==> flow/design.v <==
`default_nettype none
`timescale 1ns / 1ps
module register(
    input wire [4:0] R_Addr_A,
    input wire [4:0] R_Addr_B,
    input wire [4:0] W_Addr,
    input wire [31:0] W_Data,
    output wire [31:0] R_Data_A,
    output wire [31:0] R_Data_B,
    input wire CLK,
    input wire RST,
    input wire WE
    );
reg [31:0] r [0:31];
assign R_Data_A = r[R_Addr_A];
assign R_Data_B = r[R_Addr_B];
integer i;
always @ (posedge RST or posedge CLK)
begin
	if (RST) begin
		for (i = 0; i < 32; i = i + 1)
			r[i] <= 0;
	end else begin
		if (WE && W_Addr) r[W_Addr] <= W_Data;
	end
end
endmodule
`default_nettype none
`timescale 1ns / 1ps
module ALU(
    input wire [31:0] A,
    input wire [31:0] B,
    input wire [2:0] ALU_OP,
	input wire RST,
    output reg [31:0] F,
    output reg ZF,
    output reg OF
    );
always @* begin
	if (RST) begin
		F = 0;
		ZF = 0;
		OF = 0;
	end else begin
		case (ALU_OP)
			0: begin F = A & B; OF = 0; end
			1: begin F = A | B; OF = 0; end
			2: begin F = A ^ B; OF = 0; end
			3: begin F = ~(A | B); OF = 0; end
			4: begin {OF, F} = A + B; end
			5: begin {OF, F} = A - B; end
			6: begin F = A < B; OF = 0; end
			7: begin {OF, F} = B << A; end
			default: begin F = 0; OF = 0; end
		endcase
		ZF = F == 0 ? 1: 0;
	end
end
endmodule
`default_nettype none
`timescale 1ns / 1ps
module opt(
    input wire [5:0] OP,
    input wire [5:0] func,
    output reg WE,
    output reg [2:0] ALU_OP
    );
always @* begin
	ALU_OP = 3'b000;
	if (!OP) begin
		WE = 1;
		case (func)
			6'b100000: ALU_OP = 3'b100;
			6'b100010: ALU_OP = 3'b101;
			6'b100100: ALU_OP = 3'b000;
			6'b100101: ALU_OP = 3'b001;
			6'b100110: ALU_OP = 3'b010;
			6'b100111: ALU_OP = 3'b011;
			6'b101011: ALU_OP = 3'b110;
			6'b000100: ALU_OP = 3'b111;
		endcase
	end else begin
		WE = 0;
	end
end
endmodule
`default_nettype none
`timescale 1ns / 1ps
module CPU(
    input wire CLK,
    input wire RST,
	output wire [31:0]ALU_OUT,
	output wire ALU_OF,
	output wire ALU_ZF,
	output wire [31:0] dbg_inst,
	output wire [31:0] dbg_a,
    output wire [31:0] dbg_b,
	output wire [2:0] dbg_op,
	output wire reg_write_enable,
	output wire [31:0]alu_output,
	output wire [5:0] inst_addr,
	input wire [31:0] inst_data
    );
reg [31:0] PC;  
always @(posedge CLK or posedge RST)
begin
	if (RST) PC <= 0;
	else begin
		PC <= PC + 4;
	end
end
reg [31:0]inst_code;
always @(posedge CLK or posedge RST)
begin
	if (RST) inst_code <= 0;
	else inst_code <= inst_data;
end
assign dbg_inst = inst_code;
assign inst_addr = PC[7:2];
wire [5:0]op = inst_code[31:26];
wire [4:0]rs = inst_code[25:21];
wire [4:0]rt = inst_code[20:16];
wire [4:0]rd = inst_code[15:11];
wire [5:0]shamt = inst_code[10:6];
wire [5:0]func = inst_code[5:0];
wire [31:0]alu_input_A, alu_input_B;
register r(
	.R_Addr_A(rs),
	.R_Addr_B(rt),
	.W_Addr(rd),
	.R_Data_A(alu_input_A),
	.R_Data_B(alu_input_B),
	.W_Data(alu_output),
	.CLK(CLK),
	.RST(RST),
	.WE(reg_write_enable)
);
wire [2:0]alu_op;
wire alu_of, alu_zf;
opt o(
	.OP(op),
	.func(func),
	.ALU_OP(alu_op),
	.WE(reg_write_enable)
);
ALU a(
	.ALU_OP(alu_op),
	.A(alu_input_A),
	.B(alu_input_B),
	.F(alu_output),
	.OF(alu_of),
	.ZF(alu_zf),
	.RST(RST)
);
assign ALU_OUT = alu_output;
assign ALU_OF = alu_of;
assign ALU_ZF = alu_zf;
assign dbg_a = alu_input_A;
assign dbg_b = alu_input_B;
assign dbg_op = alu_op;
endmodule
; ---- Tool chain data of CPU
; What the tools print for CPU, step after step.
; Lines are those of the file above, counted from 1.
; Cell names lack the library's common part.
; Not given: n/a
[inputs]
top_module = CPU
clock_port = CLK
cell_library = sky130hd
lib_corner = tt_025C_1v80

; ---- After elaboration
; Yosys after proc, flatten, opt, wreduce and memory -nomap, before mapping. Print and check cells are not counted. Equal cells are merged and count once.
[word_totals]
clocked_rd_ports_x_width = 0
elab_cells = 202
in_bits = 34
ramBits = 0
romBits = 0
mem_count = 0
ff_bits = 1088
output_inout_bits = 172
latchBits = 0
[classes]
div = 0
logic = 4
shifts = 1
reduce_logical = 40
cmp = 1
mux = 12
addsub = 3
multipliers = 0
eq_ne = 107
[ops]
columns = cell, count
row1 = 32-bit parallel mux with 32-bit select, 2
row2 = 32-bit parallel mux with 8-bit select, 1
row3 = 5-bit equality test (second input constant), 48
row4 = 5-bit by 4-bit equality test with 1-bit output (second input constant), 24
row5 = 2-bit AND reduction, 32
row6 = 32-bit two-way mux, 2
row7 = 5-bit by 3-bit equality test with 1-bit output (second input constant), 12
row8 = 6-bit equality test (second input constant), 6
row9 = 32-bit by 32-bit adder with 33-bit output, 1
row10 = 32-bit by 32-bit subtractor with 33-bit output, 1
row11 = 32-bit by 32-bit left shift with 33-bit output, 1
row12 = 32-bit by 3-bit adder with 32-bit output (second input constant), 1
row13 = 32-bit less-than comparator, 1
row14 = 32-bit bitwise AND, 1
row15 = 32-bit bitwise OR, 1
row16 = 32-bit XOR, 1
row17 = 32-bit NOT, 1
row18 = 32-bit logical NOT, 1
row19 = 5-bit by 2-bit equality test with 1-bit output (second input constant), 6
row20 = 3-bit parallel mux with 7-bit select, 1
row21 = 5-bit by 1-bit equality test with 1-bit output (second input constant), 3
row22 = 5-bit logical NOT, 3
row23 = 3-bit equality test (second input constant), 4
row24 = 3-bit by 2-bit equality test with 1-bit output (second input constant), 2
row25 = 6-bit by 3-bit equality test with 1-bit output (second input constant), 1
row26 = 6-bit logical NOT, 1
row27 = 1-bit by 5-bit logical AND with 1-bit output, 1
row28 = 5-bit OR reduction, 1
; Not listed: further kinds 5, cells in them 8.

; ---- Longest topological paths
; Depth = most cells in a row (Yosys ltp): at word level without a register or memory, in the mapped netlist without a sequential cell, where the memories' decode and read muxes count.
[logic_depth]
ltp_word = 9
ABC_AREA = 0
ltp_mapped = 32
mapped_depth_nobuf = 24

; ---- After synthesis
; Source: synth_stat.txt of the flow (Yosys; design flattened, memories mapped). It holds for the ABC_AREA given above (unset counts as 0); a run with the other value may have another netlist.
[types]
columns = cell, count
row1 = dfrtp_1, 1062
row2 = o21ai_0, 891
row3 = nand2_1, 1180
row4 = nand3_1, 660
row5 = a22oi_1, 339
row6 = clkbuf_1, 554
row7 = and3_1, 308
row8 = nand4_1, 212
row9 = ha_1, 98
row10 = nor2_1, 219
row11 = a2111oi_0, 86
row12 = mux2_2, 65
row13 = a21oi_1, 122
row14 = mux2i_1, 58
row15 = o21ai_1, 114
row16 = a22o_1, 60
row17 = buf_2, 102
row18 = inv_1, 124
; Other cell types: 85; their cells: 869.
[mapped]
cells = 7123
ff_cells = 1062
synth_area_um2 = 60102.6
sequential_area_um2 = 26575.5
; The figures by module come from a second, unflattened synthesis with its own total; it is not the netlist above.
[unflattened]
cells_unflattened = 5685
area_unflattened_um2 = 60952.2
; Rows give one instance, submodules left out.
[modules]
columns = module, n_cells, n_inst, mod_area_um2
row1 = register, 4385, 1, 51440.6
row2 = ALU, 1199, 1, 8111.5
row3 = CPU, 81, 1, 1267.5
row4 = opt, 20, 1, 132.6

; ---- Worst setup path after synthesis
; OpenSTA on the mapped netlist: ideal clock, no wires. The path of least setup slack (recovery checks aside). Input and output delay are each 20% of the period. Register names are those of the netlist, which keeps one name where synthesis merged equal registers.
[synth_path]
kind = in2out
startpoint = in RST
endpoint = out alu_output[27]
arrival_time_ns = 37.747
delay_ns = 35.347
output_delay_ns = 2.400
in_delay_ns = 2.400
tclk_ns = 12.0
path_stages = 6
setup_slack_ns = -28.147
n_path_buf = 4
synth_period_reached_ns = 40.147
; "delay_ns" = arrival - input delay + setup time.
; At an output port there is no setup time.
; "path_stages" counts driving pins, that of a launching flip-flop among them; a cell with two outputs on the path counts twice.
; "synth_period_reached_ns" is the clock period less the worst setup slack; recovery checks do not enter. This is arithmetic on one report: input and output delays are still those of the set period (20% each).
; The rows between start and end are the longest chain of elaborated cells between them; the timing report does not say that the signal goes this way. Where chains are equally long, one stands for them.
; Each line given opens the expression or statement behind the cell; cells for indexed reads and writes are added by Yosys, which also makes memories of some case tables.
[synth_via]
cell_sequence = inv_1 -> buf_2 -> buf_1 -> and2_4 -> buf_6 -> buf_4
elab_chain_len = 2
[synth_lines]
columns = element, line
row1 = "start, declared", 91  ; input wire RST,
row2 = 32-bit two-way mux (2 in a row), 40  ; if (RST) begin
row3 = "end, declared", 100  ; output wire [31:0]alu_output,
; Nets of the timed path that keep an RTL name, with a line that drives or declares them; the list need not be complete.
[synth_named_nets]
columns = net, line
row1 = ALU_OUT[27], 40

; ---- Path in the finished layout
; Path of least setup slack in the final report of flow run 1 (OpenROAD, finished layout, wires in). Where an end is a register, its clock arrival counts in the times.
[layout_path]
kind = reg2out
startpoint = reg inst_code[20]
endpoint = out alu_output[30]
n_path_buf = 5
arrival_time_ns = 9.40
setup_slack_ns = 0.20
output_delay_ns = 2.40
tclk_ns = 12.0
path_stages = 28
; The rows between start and end are the longest chain of elaborated cells between them; the timing report does not say that the signal goes this way. Where chains are equally long, one stands for them.
[layout_via]
cell_sequence = dfrtp_2 -> nand2b_1 -> nor2_4 -> buf_4 -> buf_4 -> a22oi_1 -> nand4_1 -> nor3_1 -> a31oi_1 -> buf_4 -> ha_1 -> fa_1 -> a211oi_1 -> o21a_1 -> nor3_1 -> o221ai_1 -> o21ai_0 -> a211oi_1 -> o31ai_1 -> a211o_1 -> a31oi_1 -> nand2_1 -> nor3b_1 -> o22ai_1 -> nand2b_1 -> buf_4 -> inv_1 -> clkdlybuf4s50_1
elab_chain_len = 7
[layout_lines]
columns = element, line
row1 = "start, declared", 112  ; reg [31:0]inst_code;
row2 = "start, assigned", 115  ; if (RST) inst_code <= 0;
row3 = "start, assigned", 116  ; else inst_code <= inst_data;
row4 = 5-bit equality test, 16  ; assign R_Data_B = r[R_Addr_B];
row5 = 32-bit parallel mux with 32-bit select, 16
row6 = 32-bit bitwise OR, 49  ; 3: begin F = ~(A | B); OF = 0; end
row7 = 32-bit NOT, 49
row8 = 32-bit parallel mux with 8-bit select, 45  ; case (ALU_OP)
row9 = 32-bit two-way mux (2 in a row), 40  ; if (RST) begin
row10 = "end, declared", 100  ; output wire [31:0]alu_output,

Settings and measured results of 2 stored flow runs for module CPU (sky130hd), not sorted in any way. The constraints put input and output delay at 20% of the set period each and load the outputs with 0.01 pF.
"achieved_clock_period_ns" is the run's clock period less its worst setup slack. It is reckoned from that one timing run; input and output delays stay at 20% of the period that was set.
"worst_path_time_ns": the worst setup path's part of the clock period (all of it between registers, 20% less for each end at a port) less its slack. A launch clock that arrives late makes it longer, a capture clock that arrives late makes it shorter.

# flow run 1
==> flow/run.sh <==
#!/bin/bash
# the make line also repeats the synthesis and layout settings of config.mk as NAME=value (left out here)
make -C /OpenROAD-flow-scripts/flow DESIGN_CONFIG=/design/flow/config.mk WORK_HOME=/design/flow/orfs CLKGATE_MAP_FILE= finish
==> flow/config.mk <==
export PLATFORM = sky130hd
export DESIGN_NAME = CPU
export DESIGN_NICKNAME = CPU
export VERILOG_FILES = /design/flow/design.v
export SDC_FILE = /design/flow/constraint.sdc
export NUM_CORES = 4
export LEC_CHECK = 0
export CAP_MARGIN = 20
export CELL_PAD_IN_SITES_GLOBAL_PLACEMENT = 3
export CORE_MARGIN = 9
export CORE_UTILIZATION = 43
export CTS_CLUSTER_DIAMETER = 304
export GPL_ROUTABILITY_DRIVEN = 1
export MIN_ROUTING_LAYER = met1
export SLEW_MARGIN = 20
==> flow/constraint.sdc <==
create_clock -name core_clock -period 12.0 [get_ports {CLK}]
set_input_delay 2.4000 -clock core_clock [delete_from_list [all_inputs] [get_ports {CLK}]]
set_output_delay 2.4000 -clock core_clock [all_outputs]
set_load 0.01 [all_outputs]

==> flow run 1: results <==
cell_area_final_um2=68848.5
fin_hold_ws_ns=0.405
worst_path_time_ns=9.40
path_kind="reg2out"
design_die_area_um2=153558.0
achieved_clock_period_ns=11.796
yosys_chip_area_um2=60102.6
setup_tns_ns=0.000
worstSetupSlack_ns=0.204

# flow run 2
==> flow/run.sh <==
#!/bin/bash
# the make line also repeats the synthesis and layout settings of config.mk as NAME=value (left out here)
make -C /OpenROAD-flow-scripts/flow DESIGN_CONFIG=/design/flow/config.mk WORK_HOME=/design/flow/orfs CLKGATE_MAP_FILE= finish
==> flow/config.mk <==
export PLATFORM = sky130hd
export DESIGN_NAME = CPU
export DESIGN_NICKNAME = CPU
export VERILOG_FILES = /design/flow/design.v
export SDC_FILE = /design/flow/constraint.sdc
export NUM_CORES = 4
export LEC_CHECK = 0
export ABC_AREA = 0
export CAP_MARGIN = 20
export CELL_PAD_IN_SITES_DETAIL_PLACEMENT = 2
export CELL_PAD_IN_SITES_GLOBAL_PLACEMENT = 2
export CORE_ASPECT_RATIO = 1.6
export CORE_MARGIN = 5
export CORE_UTILIZATION = 34
export CTS_CLUSTER_DIAMETER = 43
export GPL_ROUTABILITY_DRIVEN = 1
export GPL_TIMING_DRIVEN = 0
export HOLD_SLACK_MARGIN = 0.09
export MAX_ROUTING_LAYER = met5
export MIN_ROUTING_LAYER = met2
export SETUP_SLACK_MARGIN = 4.81
export SLEW_MARGIN = 25
==> flow/constraint.sdc <==
create_clock -name core_clock -period 16.6 [get_ports {CLK}]
set_input_delay 3.3200 -clock core_clock [delete_from_list [all_inputs] [get_ports {CLK}]]
set_output_delay 3.3200 -clock core_clock [all_outputs]
set_load 0.01 [all_outputs]

==> flow run 2: results <==
outcome="stopped before the end: routing reported GRT-0116"
